==> flow/design.v <==
module chip_to_symbol 
(
input logic         i_clk,
input logic         i_rst_n,
input logic         i_stream,
input logic         i_stream_valid,
output logic [3:0]  o_symbol,
output logic        o_symbol_valid       
);
logic [4:0] r_bit_counter;
logic [31:0] r_received_chip;
logic [5:0] s_ones_counter[15:0];
logic	[31:0]	chip_values [15:0];  
initial 
begin
	chip_values[0] 		=  32'b11011001110000110101001000101110;
	chip_values[8] 		=  32'b11101101100111000011010100100010;
	chip_values[4] 		=  32'b00101110110110011100001101010010;
	chip_values[12] 	=  32'b00100010111011011001110000110101;
	chip_values[2] 		=  32'b01010010001011101101100111000011;
	chip_values[10] 	=  32'b00110101001000101110110110011100;
	chip_values[6] 		=  32'b11000011010100100010111011011001;
	chip_values[14] 	=  32'b10011100001101010010001011101101;
	chip_values[1] 		=  32'b10001100100101100000011101111011;
	chip_values[9] 		=  32'b10111000110010010110000001110111;
	chip_values[5] 		=  32'b01111011100011001001011000000111;
	chip_values[13] 	=  32'b01110111101110001100100101100000;
	chip_values[3]		=  32'b00000111011110111000110010010110;
	chip_values[11]		=  32'b01100000011101111011100011001001;
	chip_values[7] 		=  32'b10010110000001110111101110001100;
	chip_values[15] 	=  32'b11001001011000000111011110111000;
end
always_ff@(posedge i_clk , negedge i_rst_n)
begin
    if(!i_rst_n)
    begin
        r_bit_counter <= 'd0;
    end
    else if(r_bit_counter=='d31) 
    begin
        r_bit_counter <= 'd0;
    end
    else if(i_stream_valid)
    begin
        r_bit_counter <= r_bit_counter + 'd1;
    end
end
always_ff@(posedge i_clk , negedge i_rst_n)
begin
    if(!i_rst_n)
    begin
        r_received_chip <= 'd0;
		for(int i = 0 ; i<16 ; i++)
        begin
			s_ones_counter[i] <= 'd0;
		end
    end
	else if (r_bit_counter==31)
	begin
		for(int i = 0 ; i<16 ; i++)
        begin
			s_ones_counter[i] <= 'd0;
		end
	end
    else if(i_stream_valid)
    begin
        r_received_chip[r_bit_counter]<= i_stream;
        for(int i = 0 ; i<16 ; i++)
        begin
            s_ones_counter[i] <= s_ones_counter[i] + (i_stream ~^ chip_values[i][r_bit_counter]);
        end
    end    
end
	always@(*)
		begin
			if((s_ones_counter[0]>=s_ones_counter[1]) && (s_ones_counter[0]>=s_ones_counter[2]) && (s_ones_counter[0]>=s_ones_counter[3]) && (s_ones_counter[0]>=s_ones_counter[4]) && (s_ones_counter[0]>=s_ones_counter[5]) && (s_ones_counter[0]>=s_ones_counter[6]) && (s_ones_counter[0]>=s_ones_counter[7]) && (s_ones_counter[0]>=s_ones_counter[8]) && (s_ones_counter[0]>=s_ones_counter[9]) && (s_ones_counter[0]>=s_ones_counter[10]) && (s_ones_counter[0]>=s_ones_counter[11]) && (s_ones_counter[0]>=s_ones_counter[12]) && (s_ones_counter[0]>=s_ones_counter[13]) && (s_ones_counter[0]>=s_ones_counter[14]) && (s_ones_counter[0]>=s_ones_counter[15]) ) 
			begin
				o_symbol = 'd0;
			end
			else if((s_ones_counter[1]>=s_ones_counter[0]) && (s_ones_counter[1]>=s_ones_counter[2]) && (s_ones_counter[1]>=s_ones_counter[3]) && (s_ones_counter[1]>=s_ones_counter[4]) && (s_ones_counter[1]>=s_ones_counter[5]) && (s_ones_counter[1]>=s_ones_counter[6]) && (s_ones_counter[1]>=s_ones_counter[7]) && (s_ones_counter[1]>=s_ones_counter[8]) && (s_ones_counter[1]>=s_ones_counter[9]) && (s_ones_counter[1]>=s_ones_counter[10]) && (s_ones_counter[1]>=s_ones_counter[11]) && (s_ones_counter[1]>=s_ones_counter[12]) && (s_ones_counter[1]>=s_ones_counter[13]) && (s_ones_counter[1]>=s_ones_counter[14]) && (s_ones_counter[1]>=s_ones_counter[15]) ) 
			begin
				o_symbol = 'd1;
			end
			else if((s_ones_counter[2]>=s_ones_counter[0]) && (s_ones_counter[2]>=s_ones_counter[1]) && (s_ones_counter[2]>=s_ones_counter[3]) && (s_ones_counter[2]>=s_ones_counter[4]) && (s_ones_counter[2]>=s_ones_counter[5]) && (s_ones_counter[2]>=s_ones_counter[6]) && (s_ones_counter[2]>=s_ones_counter[7]) && (s_ones_counter[2]>=s_ones_counter[8]) && (s_ones_counter[2]>=s_ones_counter[9]) && (s_ones_counter[2]>=s_ones_counter[10]) && (s_ones_counter[2]>=s_ones_counter[11]) && (s_ones_counter[2]>=s_ones_counter[12]) && (s_ones_counter[2]>=s_ones_counter[13]) && (s_ones_counter[2]>=s_ones_counter[14]) && (s_ones_counter[2]>=s_ones_counter[15]) ) 
			begin
				o_symbol = 'd2;
			end
			else if((s_ones_counter[3]>=s_ones_counter[0]) && (s_ones_counter[3]>=s_ones_counter[1]) && (s_ones_counter[3]>=s_ones_counter[2]) && (s_ones_counter[3]>=s_ones_counter[4]) && (s_ones_counter[3]>=s_ones_counter[5]) && (s_ones_counter[3]>=s_ones_counter[6]) && (s_ones_counter[3]>=s_ones_counter[7]) && (s_ones_counter[3]>=s_ones_counter[8]) && (s_ones_counter[3]>=s_ones_counter[9]) && (s_ones_counter[3]>=s_ones_counter[10]) && (s_ones_counter[3]>=s_ones_counter[11]) && (s_ones_counter[3]>=s_ones_counter[12]) && (s_ones_counter[3]>=s_ones_counter[13]) && (s_ones_counter[3]>=s_ones_counter[14]) && (s_ones_counter[3]>=s_ones_counter[15]) ) 
			begin
				o_symbol = 'd3;
			end
			else if((s_ones_counter[4]>=s_ones_counter[0]) && (s_ones_counter[4]>=s_ones_counter[1]) && (s_ones_counter[4]>=s_ones_counter[2]) && (s_ones_counter[4]>=s_ones_counter[3]) && (s_ones_counter[4]>=s_ones_counter[5]) && (s_ones_counter[4]>=s_ones_counter[6]) && (s_ones_counter[4]>=s_ones_counter[7]) && (s_ones_counter[4]>=s_ones_counter[8]) && (s_ones_counter[4]>=s_ones_counter[9]) && (s_ones_counter[4]>=s_ones_counter[10]) && (s_ones_counter[4]>=s_ones_counter[11]) && (s_ones_counter[4]>=s_ones_counter[12]) && (s_ones_counter[4]>=s_ones_counter[13]) && (s_ones_counter[4]>=s_ones_counter[14]) && (s_ones_counter[4]>=s_ones_counter[15]) ) 
			begin
				o_symbol = 'd4;
			end
			else if((s_ones_counter[5]>=s_ones_counter[0]) && (s_ones_counter[5]>=s_ones_counter[1]) && (s_ones_counter[5]>=s_ones_counter[2]) && (s_ones_counter[5]>=s_ones_counter[3]) && (s_ones_counter[5]>=s_ones_counter[4]) && (s_ones_counter[5]>=s_ones_counter[6]) && (s_ones_counter[5]>=s_ones_counter[7]) && (s_ones_counter[5]>=s_ones_counter[8]) && (s_ones_counter[5]>=s_ones_counter[9]) && (s_ones_counter[5]>=s_ones_counter[10]) && (s_ones_counter[5]>=s_ones_counter[11]) && (s_ones_counter[5]>=s_ones_counter[12]) && (s_ones_counter[5]>=s_ones_counter[13]) && (s_ones_counter[5]>=s_ones_counter[14]) && (s_ones_counter[5]>=s_ones_counter[15]) ) 
			begin
				o_symbol = 'd5;
			end
			else if((s_ones_counter[6]>=s_ones_counter[0]) && (s_ones_counter[6]>=s_ones_counter[1]) && (s_ones_counter[6]>=s_ones_counter[2]) && (s_ones_counter[6]>=s_ones_counter[3]) && (s_ones_counter[6]>=s_ones_counter[4]) && (s_ones_counter[6]>=s_ones_counter[5]) && (s_ones_counter[6]>=s_ones_counter[7]) && (s_ones_counter[6]>=s_ones_counter[8]) && (s_ones_counter[6]>=s_ones_counter[9]) && (s_ones_counter[6]>=s_ones_counter[10]) && (s_ones_counter[6]>=s_ones_counter[11]) && (s_ones_counter[6]>=s_ones_counter[12]) && (s_ones_counter[6]>=s_ones_counter[13]) && (s_ones_counter[6]>=s_ones_counter[14]) && (s_ones_counter[6]>=s_ones_counter[15]) ) 
			begin
				o_symbol = 'd6;
			end
			else if((s_ones_counter[7]>=s_ones_counter[0]) && (s_ones_counter[7]>=s_ones_counter[1]) && (s_ones_counter[7]>=s_ones_counter[2]) && (s_ones_counter[7]>=s_ones_counter[3]) && (s_ones_counter[7]>=s_ones_counter[4]) && (s_ones_counter[7]>=s_ones_counter[5]) && (s_ones_counter[7]>=s_ones_counter[6]) && (s_ones_counter[7]>=s_ones_counter[8]) && (s_ones_counter[7]>=s_ones_counter[9]) && (s_ones_counter[7]>=s_ones_counter[10]) && (s_ones_counter[7]>=s_ones_counter[11]) && (s_ones_counter[7]>=s_ones_counter[12]) && (s_ones_counter[7]>=s_ones_counter[13]) && (s_ones_counter[7]>=s_ones_counter[14]) && (s_ones_counter[7]>=s_ones_counter[15]) ) 
			begin
				o_symbol = 'd7;
			end
			else if((s_ones_counter[8]>=s_ones_counter[0]) && (s_ones_counter[8]>=s_ones_counter[1]) && (s_ones_counter[8]>=s_ones_counter[2]) && (s_ones_counter[8]>=s_ones_counter[3]) && (s_ones_counter[8]>=s_ones_counter[4]) && (s_ones_counter[8]>=s_ones_counter[5]) && (s_ones_counter[8]>=s_ones_counter[6]) && (s_ones_counter[8]>=s_ones_counter[7]) && (s_ones_counter[8]>=s_ones_counter[9]) && (s_ones_counter[8]>=s_ones_counter[10]) && (s_ones_counter[8]>=s_ones_counter[11]) && (s_ones_counter[8]>=s_ones_counter[12]) && (s_ones_counter[8]>=s_ones_counter[13]) && (s_ones_counter[8]>=s_ones_counter[14]) && (s_ones_counter[8]>=s_ones_counter[15]) ) 
			begin
				o_symbol = 'd8;
			end
			else if((s_ones_counter[9]>=s_ones_counter[0]) && (s_ones_counter[9]>=s_ones_counter[1]) && (s_ones_counter[9]>=s_ones_counter[2]) && (s_ones_counter[9]>=s_ones_counter[3]) && (s_ones_counter[9]>=s_ones_counter[4]) && (s_ones_counter[9]>=s_ones_counter[5]) && (s_ones_counter[9]>=s_ones_counter[6]) && (s_ones_counter[9]>=s_ones_counter[7]) && (s_ones_counter[9]>=s_ones_counter[8]) && (s_ones_counter[9]>=s_ones_counter[10]) && (s_ones_counter[9]>=s_ones_counter[11]) && (s_ones_counter[9]>=s_ones_counter[12]) && (s_ones_counter[9]>=s_ones_counter[13]) && (s_ones_counter[9]>=s_ones_counter[14]) && (s_ones_counter[9]>=s_ones_counter[15]) ) 
			begin
				o_symbol = 'd9;
			end
			else if((s_ones_counter[10]>=s_ones_counter[0]) && (s_ones_counter[10]>=s_ones_counter[1]) && (s_ones_counter[10]>=s_ones_counter[2]) && (s_ones_counter[10]>=s_ones_counter[3]) && (s_ones_counter[10]>=s_ones_counter[4]) && (s_ones_counter[10]>=s_ones_counter[5]) && (s_ones_counter[10]>=s_ones_counter[6]) && (s_ones_counter[10]>=s_ones_counter[7]) && (s_ones_counter[10]>=s_ones_counter[8]) && (s_ones_counter[10]>=s_ones_counter[9]) && (s_ones_counter[10]>=s_ones_counter[11]) && (s_ones_counter[10]>=s_ones_counter[12]) && (s_ones_counter[10]>=s_ones_counter[13]) && (s_ones_counter[10]>=s_ones_counter[14]) && (s_ones_counter[10]>=s_ones_counter[15]) ) 
			begin
				o_symbol = 'd10;
			end
			else if((s_ones_counter[11]>=s_ones_counter[0]) && (s_ones_counter[11]>=s_ones_counter[1]) && (s_ones_counter[11]>=s_ones_counter[2]) && (s_ones_counter[11]>=s_ones_counter[3]) && (s_ones_counter[11]>=s_ones_counter[4]) && (s_ones_counter[11]>=s_ones_counter[5]) && (s_ones_counter[11]>=s_ones_counter[6]) && (s_ones_counter[11]>=s_ones_counter[7]) && (s_ones_counter[11]>=s_ones_counter[8]) && (s_ones_counter[11]>=s_ones_counter[9]) && (s_ones_counter[11]>=s_ones_counter[10]) && (s_ones_counter[11]>=s_ones_counter[12]) && (s_ones_counter[11]>=s_ones_counter[13]) && (s_ones_counter[11]>=s_ones_counter[14]) && (s_ones_counter[11]>=s_ones_counter[15]) ) 
			begin
				o_symbol = 'd11;
			end
			else if((s_ones_counter[12]>=s_ones_counter[0]) && (s_ones_counter[12]>=s_ones_counter[1]) && (s_ones_counter[12]>=s_ones_counter[2]) && (s_ones_counter[12]>=s_ones_counter[3]) && (s_ones_counter[12]>=s_ones_counter[4]) && (s_ones_counter[12]>=s_ones_counter[5]) && (s_ones_counter[12]>=s_ones_counter[6]) && (s_ones_counter[12]>=s_ones_counter[7]) && (s_ones_counter[12]>=s_ones_counter[8]) && (s_ones_counter[12]>=s_ones_counter[9]) && (s_ones_counter[12]>=s_ones_counter[10]) && (s_ones_counter[12]>=s_ones_counter[11]) && (s_ones_counter[12]>=s_ones_counter[13]) && (s_ones_counter[12]>=s_ones_counter[14]) && (s_ones_counter[12]>=s_ones_counter[15]) ) 
			begin
				o_symbol = 'd12;
			end
			else if((s_ones_counter[13]>=s_ones_counter[0]) && (s_ones_counter[13]>=s_ones_counter[1]) && (s_ones_counter[13]>=s_ones_counter[2]) && (s_ones_counter[13]>=s_ones_counter[3]) && (s_ones_counter[13]>=s_ones_counter[4]) && (s_ones_counter[13]>=s_ones_counter[5]) && (s_ones_counter[13]>=s_ones_counter[6]) && (s_ones_counter[13]>=s_ones_counter[7]) && (s_ones_counter[13]>=s_ones_counter[8]) && (s_ones_counter[13]>=s_ones_counter[9]) && (s_ones_counter[13]>=s_ones_counter[10]) && (s_ones_counter[13]>=s_ones_counter[11]) && (s_ones_counter[13]>=s_ones_counter[12]) && (s_ones_counter[13]>=s_ones_counter[15]) && (s_ones_counter[13]>=s_ones_counter[14]) ) 
			begin
				o_symbol = 'd13;
			end
			else if((s_ones_counter[14]>=s_ones_counter[0]) && (s_ones_counter[14]>=s_ones_counter[1]) && (s_ones_counter[14]>=s_ones_counter[2]) && (s_ones_counter[14]>=s_ones_counter[3]) && (s_ones_counter[14]>=s_ones_counter[4]) && (s_ones_counter[14]>=s_ones_counter[5]) && (s_ones_counter[14]>=s_ones_counter[6]) && (s_ones_counter[14]>=s_ones_counter[7]) && (s_ones_counter[14]>=s_ones_counter[8]) && (s_ones_counter[14]>=s_ones_counter[9]) && (s_ones_counter[14]>=s_ones_counter[10]) && (s_ones_counter[14]>=s_ones_counter[11]) && (s_ones_counter[14]>=s_ones_counter[12]) && (s_ones_counter[14]>=s_ones_counter[13]) && (s_ones_counter[14]>=s_ones_counter[15]) ) 
			begin
				o_symbol = 'd14;
			end
			else
				begin
				o_symbol = 'd15;
				end
			end
assign o_symbol_valid = (r_bit_counter==31);  
endmodule
==> reports on chip_to_symbol <==
== Tool chain data of chip_to_symbol ==
Each step is given for the RTL above and for the edited RTL.
Lines under "original" count in the file above, lines under "edited" in the edited file.
"difference": "edited" minus "original" as printed here. "relative change": 100 x difference / "original".
Operators: Yosys type, input widths -> output width; for muxes data width and select width s.
Cell names lack the library's common part.
A cell with -- has no value.
Inputs
  design top: chip_to_symbol
  clock: i_clk
  standard-cell library: sky130hd
  timing corner: tt_025C_1v80

== Edit of the RTL ==
Unified diff, file above to edited file.
This change comes from a script, not from a designer; no optimisation was intended.
begin of diff
@@ -8,5 +8,5 @@
 output logic        o_symbol_valid       
 );
-logic [4:0] r_bit_counter;
+logic [9:0] r_bit_counter;
 logic [31:0] r_received_chip;
 logic [5:0] s_ones_counter[15:0];
end of diff

== Elaborated design ==
Counts by Yosys on the flattened word-level netlist (proc, flatten, opt, wreduce). Print and check cells are left out. Cells with the same type and inputs are merged into one.
Memory sizes are those after Yosys's memory passes, which may raise the word count (mostly to a power of two), join words into wider ones and drop unused or constant bits.
Cells by class
  reductions and logical operators: original 211, edited 211, difference 0, relative change 0.00%
  equality and inequality tests: original 1, edited 1, difference 0, relative change 0.00%
  bitwise gates (word level): original 16, edited 16, difference 0, relative change 0.00%
  div/mod/pow operators: original 0, edited 0, difference 0
  add/subtract/negate cells: original 17, edited 17, difference 0, relative change 0.00%
  order comparisons: original 225, edited 225, difference 0, relative change 0.00%
  multiply operators: original 0, edited 0, difference 0
  muxes and demuxes: original 49, edited 49, difference 0, relative change 0.00%
  shift operators: original 16, edited 16, difference 0, relative change 0.00%
Operator list
  $shiftx 32x5->1: original 16, edited 0, difference -16, relative change -100.00%
  $shiftx 32x10->1: original 0, edited 16, difference +16
  $mux 5: original 2, edited 0, difference -2, relative change -100.00%
  $mux 10: original 0, edited 2, difference +2
  $add 5x1->5 const B: original 1, edited 0, difference -1, relative change -100.00%
  $eq 5x5->1 const B: original 1, edited 0, difference -1, relative change -100.00%
  $add 10x1->10 const B: original 0, edited 1, difference +1
  $eq 10x5->1 const B: original 0, edited 1, difference +1
Operator kinds equal on both sides are left out: 10.
Bit counts
  bits in writable memories: original 0, edited 0, difference 0
  ROM bits: original 512, edited 512, difference 0, relative change 0.00%
  register bits: original 101, edited 106, difference +5, relative change +4.95%
  memories: original 1, edited 1, difference 0, relative change 0.00%
  input bits: original 4, edited 4, difference 0, relative change 0.00%
  latch bits: original 0, edited 0, difference 0

== Logic depth ==
Depth = most cells in a row (Yosys ltp): at word level without a register or memory, in the mapped netlist without a sequential cell, where the memories' decode and read muxes count.
Logic depth
  depth in word-level cells: original 30, edited 30, difference 0, relative change 0.00%
  ABC_AREA: original 0, edited 0
  gate-level depth with buffers: original 16, edited 15, difference -1, relative change -6.25%

== Netlist ==
Source: synth_stat.txt of the flow (Yosys; design flattened, memories mapped). It holds for the ABC_AREA given above (unset counts as 0); a run with the other value may have another netlist.
Cells by type
  a21oi_1: original 285, edited 245, difference -40, relative change -14.04%
  o21a_1: original 70, edited 34, difference -36, relative change -51.43%
  and4_1: original 59, edited 36, difference -23, relative change -38.98%
  inv_1: original 178, edited 196, difference +18, relative change +10.11%
  a211oi_1: original 39, edited 55, difference +16, relative change +41.03%
  o21ai_0: original 164, edited 179, difference +15, relative change +9.15%
  nand2b_1: original 86, edited 71, difference -15, relative change -17.44%
  nand2_1: original 172, edited 186, difference +14, relative change +8.14%
  a21o_1: original 59, edited 73, difference +14, relative change +23.73%
  o22ai_1: original 15, edited 29, difference +14, relative change +93.33%
  nor2_1: original 189, edited 202, difference +13, relative change +6.88%
  nand3_1: original 33, edited 44, difference +11, relative change +33.33%
  nor2b_1: original 93, edited 83, difference -10, relative change -10.75%
  a32oi_1: original 50, edited 40, difference -10, relative change -20.00%
  a21boi_0: original 28, edited 38, difference +10, relative change +35.71%
  nor4b_1: original 13, edited 3, difference -10, relative change -76.92%
  a22oi_1: original 12, edited 4, difference -8, relative change -66.67%
  o2111ai_1: original 14, edited 7, difference -7, relative change -50.00%
Cell types equal on both sides are left out: 6.
The list need not be complete.
Mapped netlist
  cell area after synthesis (um2): original 23832.9, edited 23362.4, difference -470.5, relative change -1.97%
  mapped cells: original 2887, edited 2834, difference -53, relative change -1.84%
  flip-flop cells: original 101, edited 106, difference +5, relative change +4.95%
  buffers: original 33, edited 32, difference -1, relative change -3.03%
  sequential part of the area (um2): original 2527.4, edited 2652.5, difference +125.1, relative change +4.95%

== Path before layout ==
Source: OpenSTA report_checks on the synthesized netlist (no wires, ideal clock, input and output delay 20% of the period each), path of least setup slack; recovery checks are left aside. Register names are those of the netlist, which keeps one name where synthesis merged equal registers.
Path after synthesis
  kind: original reg2out, edited reg2out
  start point: original reg s_ones_counter[9][3], edited reg s_ones_counter[5][3]
  end point: original out o_symbol[1], edited out o_symbol[0]
  path delay (ns): original 2.799, edited 2.970, difference +0.171, relative change +6.11%
  arrival time (ns): original 2.799, edited 2.970, difference +0.171, relative change +6.11%
  time at the first pin (ns): original 0.000, edited 0.000, difference 0.000
  output delay (ns): original 2.000, edited 2.000, difference 0.000, relative change 0.00%
  stages on the path: original 12, edited 13, difference +1, relative change +8.33%
  period (ns): original 10.0, edited 10.0, difference 0.0, relative change 0.00%
  setup slack (ns): original 5.201, edited 5.030, difference -0.171
  synthesis period reached (ns): original 4.799, edited 4.97, difference +0.171, relative change +3.56%
"path delay" = arrival - input delay + setup time.
At an output port there is no setup time.
"stages on the path" counts driving pins, that of a launching flip-flop among them; a cell with two outputs on the path counts twice.
"synthesis period reached" is the clock period less the worst setup slack; recovery checks do not enter. This is arithmetic on one report: input and output delays are still those of the set period (20% each).
Between the ends stands the longest chain of elaborated cells between them, by number of cells; it is not shown to be the way that was timed. Of several equally long chains one is given.
Each line given opens the expression or statement behind the cell; cells for indexed reads and writes are added by Yosys, which also makes memories of some case tables.
At most two assigning lines are given for a register; there are more.
Between the ends, after synthesis, original
  cells stage by stage: dfrtp_1 > inv_1 > ha_1 > a21oi_1 > o21ai_1 > o21bai_2 > nand4_1 > or4b_1 > or4b_4 > o211ai_2 > a31oi_1 > nor2_1
  length of the longest elaborated chain: 25
  elaborated cells on any way between the ends: 143
  classes of those cells: 28 x compare; 14 x mux; 101 x reduce/logical
RTL lines, path after synthesis, original
  start, declared: RTL line 12  | logic [5:0] s_ones_counter[15:0];
  start, assigned: RTL line 55  | s_ones_counter[i] <= 'd0;
  start, assigned: RTL line 70  | s_ones_counter[i] <= s_ones_counter[i] + (i_stream ~^ chip_values[i][r_bit_counter]);
  $ge 6x6->1: RTL line 112  | else if((s_ones_counter[9]>=s_ones_counter[0]) && (s_ones_counter[9]>=s_ones_counter[1]) && (s_ones_counter[9] ...
  $logic_and 1x1->1 (14 in a row): RTL line 112
  $mux 3: RTL line 112
  $mux 3: RTL line 108  | else if((s_ones_counter[8]>=s_ones_counter[0]) && (s_ones_counter[8]>=s_ones_counter[1]) && (s_ones_counter[8] ...
  $mux 4: RTL line 104  | else if((s_ones_counter[7]>=s_ones_counter[0]) && (s_ones_counter[7]>=s_ones_counter[1]) && (s_ones_counter[7] ...
  $mux 4: RTL line 100  | else if((s_ones_counter[6]>=s_ones_counter[0]) && (s_ones_counter[6]>=s_ones_counter[1]) && (s_ones_counter[6] ...
  $mux 4: RTL line 96  | else if((s_ones_counter[5]>=s_ones_counter[0]) && (s_ones_counter[5]>=s_ones_counter[1]) && (s_ones_counter[5] ...
  $mux 4: RTL line 92  | else if((s_ones_counter[4]>=s_ones_counter[0]) && (s_ones_counter[4]>=s_ones_counter[1]) && (s_ones_counter[4] ...
  $mux 4: RTL line 88  | else if((s_ones_counter[3]>=s_ones_counter[0]) && (s_ones_counter[3]>=s_ones_counter[1]) && (s_ones_counter[3] ...
  $mux 4: RTL line 84  | else if((s_ones_counter[2]>=s_ones_counter[0]) && (s_ones_counter[2]>=s_ones_counter[1]) && (s_ones_counter[2] ...
  $mux 4: RTL line 80  | else if((s_ones_counter[1]>=s_ones_counter[0]) && (s_ones_counter[1]>=s_ones_counter[2]) && (s_ones_counter[1] ...
  $mux 4: RTL line 76  | if((s_ones_counter[0]>=s_ones_counter[1]) && (s_ones_counter[0]>=s_ones_counter[2]) && (s_ones_counter[0]>=s_o ...
  end, declared: RTL line 7  | output logic [3:0]  o_symbol,
Between the ends, after synthesis, edited
  cells stage by stage: dfrtp_1 > inv_1 > ha_1 > a21oi_2 > nor2_1 > a211oi_2 > a32oi_1 > or4_1 > nor4b_2 > o311ai_1 > nor3_2 > a221oi_2 > a211oi_2
  length of the longest elaborated chain: 26
  elaborated cells on any way between the ends: 203
  classes of those cells: 29 x compare; 15 x mux; 159 x reduce/logical
RTL lines, path after synthesis, edited
  start, declared: RTL line 12  | logic [5:0] s_ones_counter[15:0];
  start, assigned: RTL line 55  | s_ones_counter[i] <= 'd0;
  start, assigned: RTL line 70  | s_ones_counter[i] <= s_ones_counter[i] + (i_stream ~^ chip_values[i][r_bit_counter]);
  $ge 6x6->1: RTL line 132  | else if((s_ones_counter[14]>=s_ones_counter[0]) && (s_ones_counter[14]>=s_ones_counter[1]) && (s_ones_counter[ ...
  $logic_and 1x1->1 (10 in a row): RTL line 132
  $mux 1: RTL line 132
  $mux 2: RTL line 128  | else if((s_ones_counter[13]>=s_ones_counter[0]) && (s_ones_counter[13]>=s_ones_counter[1]) && (s_ones_counter[ ...
  $mux 2: RTL line 124  | else if((s_ones_counter[12]>=s_ones_counter[0]) && (s_ones_counter[12]>=s_ones_counter[1]) && (s_ones_counter[ ...
  $mux 3: RTL line 120  | else if((s_ones_counter[11]>=s_ones_counter[0]) && (s_ones_counter[11]>=s_ones_counter[1]) && (s_ones_counter[ ...
  $mux 3: RTL line 116  | else if((s_ones_counter[10]>=s_ones_counter[0]) && (s_ones_counter[10]>=s_ones_counter[1]) && (s_ones_counter[ ...
  (+3 left out)
  $mux 4: RTL line 100  | else if((s_ones_counter[6]>=s_ones_counter[0]) && (s_ones_counter[6]>=s_ones_counter[1]) && (s_ones_counter[6] ...
  $mux 4: RTL line 96  | else if((s_ones_counter[5]>=s_ones_counter[0]) && (s_ones_counter[5]>=s_ones_counter[1]) && (s_ones_counter[5] ...
  $mux 4: RTL line 92  | else if((s_ones_counter[4]>=s_ones_counter[0]) && (s_ones_counter[4]>=s_ones_counter[1]) && (s_ones_counter[4] ...
  $mux 4: RTL line 88  | else if((s_ones_counter[3]>=s_ones_counter[0]) && (s_ones_counter[3]>=s_ones_counter[1]) && (s_ones_counter[3] ...
  $mux 4: RTL line 84  | else if((s_ones_counter[2]>=s_ones_counter[0]) && (s_ones_counter[2]>=s_ones_counter[1]) && (s_ones_counter[2] ...
  $mux 4: RTL line 80  | else if((s_ones_counter[1]>=s_ones_counter[0]) && (s_ones_counter[1]>=s_ones_counter[2]) && (s_ones_counter[1] ...
  $mux 4: RTL line 76  | if((s_ones_counter[0]>=s_ones_counter[1]) && (s_ones_counter[0]>=s_ones_counter[2]) && (s_ones_counter[0]>=s_o ...
  end, declared: RTL line 7  | output logic [3:0]  o_symbol,

== Path in the finished layout ==
Path of least setup slack in the final report of the runs of set A (OpenROAD, finished layout, wires in). Where an end is a register, its clock arrival counts in the times.
Path post-layout
  kind: original reg2out, edited reg2out
  start point: original reg s_ones_counter[11][3], edited reg s_ones_counter[11][5]
  end point: original out o_symbol[1], edited out o_symbol[0]
  stages on the path: original 13, edited 14, difference +1, relative change +7.69%
  arrival time (ns): original 5.30, edited 5.34, difference +0.04, relative change +0.75%
  period (ns): original 7.27, edited 7.27, difference 0.00, relative change 0.00%
  setup slack (ns): original 0.51, edited 0.47, difference -0.04
  time at the first pin (ns): original 0.41, edited 0.41, difference 0.00, relative change 0.00%
  output delay (ns): original 1.45, edited 1.45, difference 0.00, relative change 0.00%
Between the ends stands the longest chain of elaborated cells between them, by number of cells; it is not shown to be the way that was timed. Of several equally long chains one is given.
At most two assigning lines are given for a register; there are more.
Between the ends, post-layout, original
  cells stage by stage: dfrtp_1 > inv_1 > ha_1 > a21oi_1 > o21ai_0 > o22ai_1 > o21ai_0 > a2111oi_0 > o311ai_0 > o211ai_2 > a31oi_1 > nor2_1 > clkdlybuf4s50_1
  length of the longest elaborated chain: 27
  elaborated cells on any way between the ends: 119
  classes of those cells: 28 x compare; 14 x mux; 77 x reduce/logical
RTL lines, path post-layout, original
  start, declared: RTL line 12  | logic [5:0] s_ones_counter[15:0];
  start, assigned: RTL line 55  | s_ones_counter[i] <= 'd0;
  start, assigned: RTL line 70  | s_ones_counter[i] <= s_ones_counter[i] + (i_stream ~^ chip_values[i][r_bit_counter]);
  $ge 6x6->1: RTL line 120  | else if((s_ones_counter[11]>=s_ones_counter[0]) && (s_ones_counter[11]>=s_ones_counter[1]) && (s_ones_counter[ ...
  $logic_and 1x1->1 (14 in a row): RTL line 120
  $mux 3: RTL line 120
  $mux 3: RTL line 116  | else if((s_ones_counter[10]>=s_ones_counter[0]) && (s_ones_counter[10]>=s_ones_counter[1]) && (s_ones_counter[ ...
  $mux 3: RTL line 112  | else if((s_ones_counter[9]>=s_ones_counter[0]) && (s_ones_counter[9]>=s_ones_counter[1]) && (s_ones_counter[9] ...
  $mux 3: RTL line 108  | else if((s_ones_counter[8]>=s_ones_counter[0]) && (s_ones_counter[8]>=s_ones_counter[1]) && (s_ones_counter[8] ...
  $mux 4: RTL line 104  | else if((s_ones_counter[7]>=s_ones_counter[0]) && (s_ones_counter[7]>=s_ones_counter[1]) && (s_ones_counter[7] ...
  $mux 4: RTL line 100  | else if((s_ones_counter[6]>=s_ones_counter[0]) && (s_ones_counter[6]>=s_ones_counter[1]) && (s_ones_counter[6] ...
  $mux 4: RTL line 96  | else if((s_ones_counter[5]>=s_ones_counter[0]) && (s_ones_counter[5]>=s_ones_counter[1]) && (s_ones_counter[5] ...
  $mux 4: RTL line 92  | else if((s_ones_counter[4]>=s_ones_counter[0]) && (s_ones_counter[4]>=s_ones_counter[1]) && (s_ones_counter[4] ...
  $mux 4: RTL line 88  | else if((s_ones_counter[3]>=s_ones_counter[0]) && (s_ones_counter[3]>=s_ones_counter[1]) && (s_ones_counter[3] ...
  $mux 4: RTL line 84  | else if((s_ones_counter[2]>=s_ones_counter[0]) && (s_ones_counter[2]>=s_ones_counter[1]) && (s_ones_counter[2] ...
  $mux 4: RTL line 80  | else if((s_ones_counter[1]>=s_ones_counter[0]) && (s_ones_counter[1]>=s_ones_counter[2]) && (s_ones_counter[1] ...
  $mux 4: RTL line 76  | if((s_ones_counter[0]>=s_ones_counter[1]) && (s_ones_counter[0]>=s_ones_counter[2]) && (s_ones_counter[0]>=s_o ...
  end, declared: RTL line 7  | output logic [3:0]  o_symbol,
Between the ends, post-layout, edited
  cells stage by stage: dfrtp_1 > inv_1 > ha_1 > nand2_1 > o21ai_0 > o21bai_1 > nand4_1 > or4_1 > nor4_1 > o21bai_1 > a31oi_1 > o21ai_1 > a211oi_2 > clkdlybuf4s50_1
  length of the longest elaborated chain: 27
  elaborated cells on any way between the ends: 125
  classes of those cells: 29 x compare; 15 x mux; 81 x reduce/logical
RTL lines, path post-layout, edited
  start, declared: RTL line 12  | logic [5:0] s_ones_counter[15:0];
  start, assigned: RTL line 55  | s_ones_counter[i] <= 'd0;
  start, assigned: RTL line 70  | s_ones_counter[i] <= s_ones_counter[i] + (i_stream ~^ chip_values[i][r_bit_counter]);
  $ge 6x6->1: RTL line 120  | else if((s_ones_counter[11]>=s_ones_counter[0]) && (s_ones_counter[11]>=s_ones_counter[1]) && (s_ones_counter[ ...
  $logic_and 1x1->1 (14 in a row): RTL line 120
  $mux 3: RTL line 120
  $mux 3: RTL line 116  | else if((s_ones_counter[10]>=s_ones_counter[0]) && (s_ones_counter[10]>=s_ones_counter[1]) && (s_ones_counter[ ...
  $mux 3: RTL line 112  | else if((s_ones_counter[9]>=s_ones_counter[0]) && (s_ones_counter[9]>=s_ones_counter[1]) && (s_ones_counter[9] ...
  $mux 3: RTL line 108  | else if((s_ones_counter[8]>=s_ones_counter[0]) && (s_ones_counter[8]>=s_ones_counter[1]) && (s_ones_counter[8] ...
  $mux 4: RTL line 104  | else if((s_ones_counter[7]>=s_ones_counter[0]) && (s_ones_counter[7]>=s_ones_counter[1]) && (s_ones_counter[7] ...
  $mux 4: RTL line 100  | else if((s_ones_counter[6]>=s_ones_counter[0]) && (s_ones_counter[6]>=s_ones_counter[1]) && (s_ones_counter[6] ...
  $mux 4: RTL line 96  | else if((s_ones_counter[5]>=s_ones_counter[0]) && (s_ones_counter[5]>=s_ones_counter[1]) && (s_ones_counter[5] ...
  $mux 4: RTL line 92  | else if((s_ones_counter[4]>=s_ones_counter[0]) && (s_ones_counter[4]>=s_ones_counter[1]) && (s_ones_counter[4] ...
  $mux 4: RTL line 88  | else if((s_ones_counter[3]>=s_ones_counter[0]) && (s_ones_counter[3]>=s_ones_counter[1]) && (s_ones_counter[3] ...
  $mux 4: RTL line 84  | else if((s_ones_counter[2]>=s_ones_counter[0]) && (s_ones_counter[2]>=s_ones_counter[1]) && (s_ones_counter[2] ...
  $mux 4: RTL line 80  | else if((s_ones_counter[1]>=s_ones_counter[0]) && (s_ones_counter[1]>=s_ones_counter[2]) && (s_ones_counter[1] ...
  $mux 4: RTL line 76  | if((s_ones_counter[0]>=s_ones_counter[1]) && (s_ones_counter[0]>=s_ones_counter[2]) && (s_ones_counter[0]>=s_o ...
  end, declared: RTL line 7  | output logic [3:0]  o_symbol,

== Layout results ==
Runs of the flow (Yosys, OpenROAD) on both versions; the two runs of a pair have the same settings. The constraints put input and output delay at 20% of the set period each and load the outputs with 0.01 pF.
Flow settings, set A
  period_ns: 7.27
  CAP_MARGIN: 20
  CORE_MARGIN: 2
  CORE_UTILIZATION: 40
  SLEW_MARGIN: 20
Results, set A
  reached clock period (ns): original 6.757, edited 6.798, difference +0.041, relative change +0.61%
  standard-cell area after routing (um2): original 25548.3, edited 25339.3, difference -209.0, relative change -0.82%
  worst hold slack after layout (ns): original 0.562, edited 0.481, difference -0.081
  cell area after synthesis (um2): original 23832.9, edited 23362.4, difference -470.5, relative change -1.97%
  total negative setup slack (ns): original 0.000, edited 0.000, difference 0.000
  worst setup slack after layout (ns): original 0.513, edited 0.472, difference -0.041
  die outline area (um2): original 61551.1, edited 60356.2, difference -1194.9, relative change -1.94%
  utilization (%): original 43.4, edited 43.9, difference +0.5
Flow settings, set B
  CELL_PAD_IN_SITES_GLOBAL_PLACEMENT: 2
  CORE_MARGIN: 4
  CORE_UTILIZATION: 33
  MIN_ROUTING_LAYER: met2
  PLACE_DENSITY_LB_ADDON: 0.07
  SETUP_SLACK_MARGIN: -0.61
  period_ns: 12.8
  CAP_MARGIN: 20
  SLEW_MARGIN: 20
Results, set B
  reached clock period (ns): original 8.050, edited 8.661, difference +0.611, relative change +7.59%
  standard-cell area after routing (um2): original 25931.1, edited 25440.6, difference -490.5, relative change -1.89%
  worst hold slack after layout (ns): original 0.557, edited 0.484, difference -0.073
  cell area after synthesis (um2): original 23832.9, edited 23362.4, difference -470.5, relative change -1.97%
  total negative setup slack (ns): original 0.000, edited 0.000, difference 0.000
  worst setup slack after layout (ns): original 4.750, edited 4.139, difference -0.611
  die outline area (um2): original 76585.0, edited 75117.1, difference -1467.9, relative change -1.92%
  utilization (%): original 36.3, edited 36.3, difference 0.0
"reached clock period" = clock period - worst setup slack. The figure is calculated, with input and output delays left at 20% of the set period.
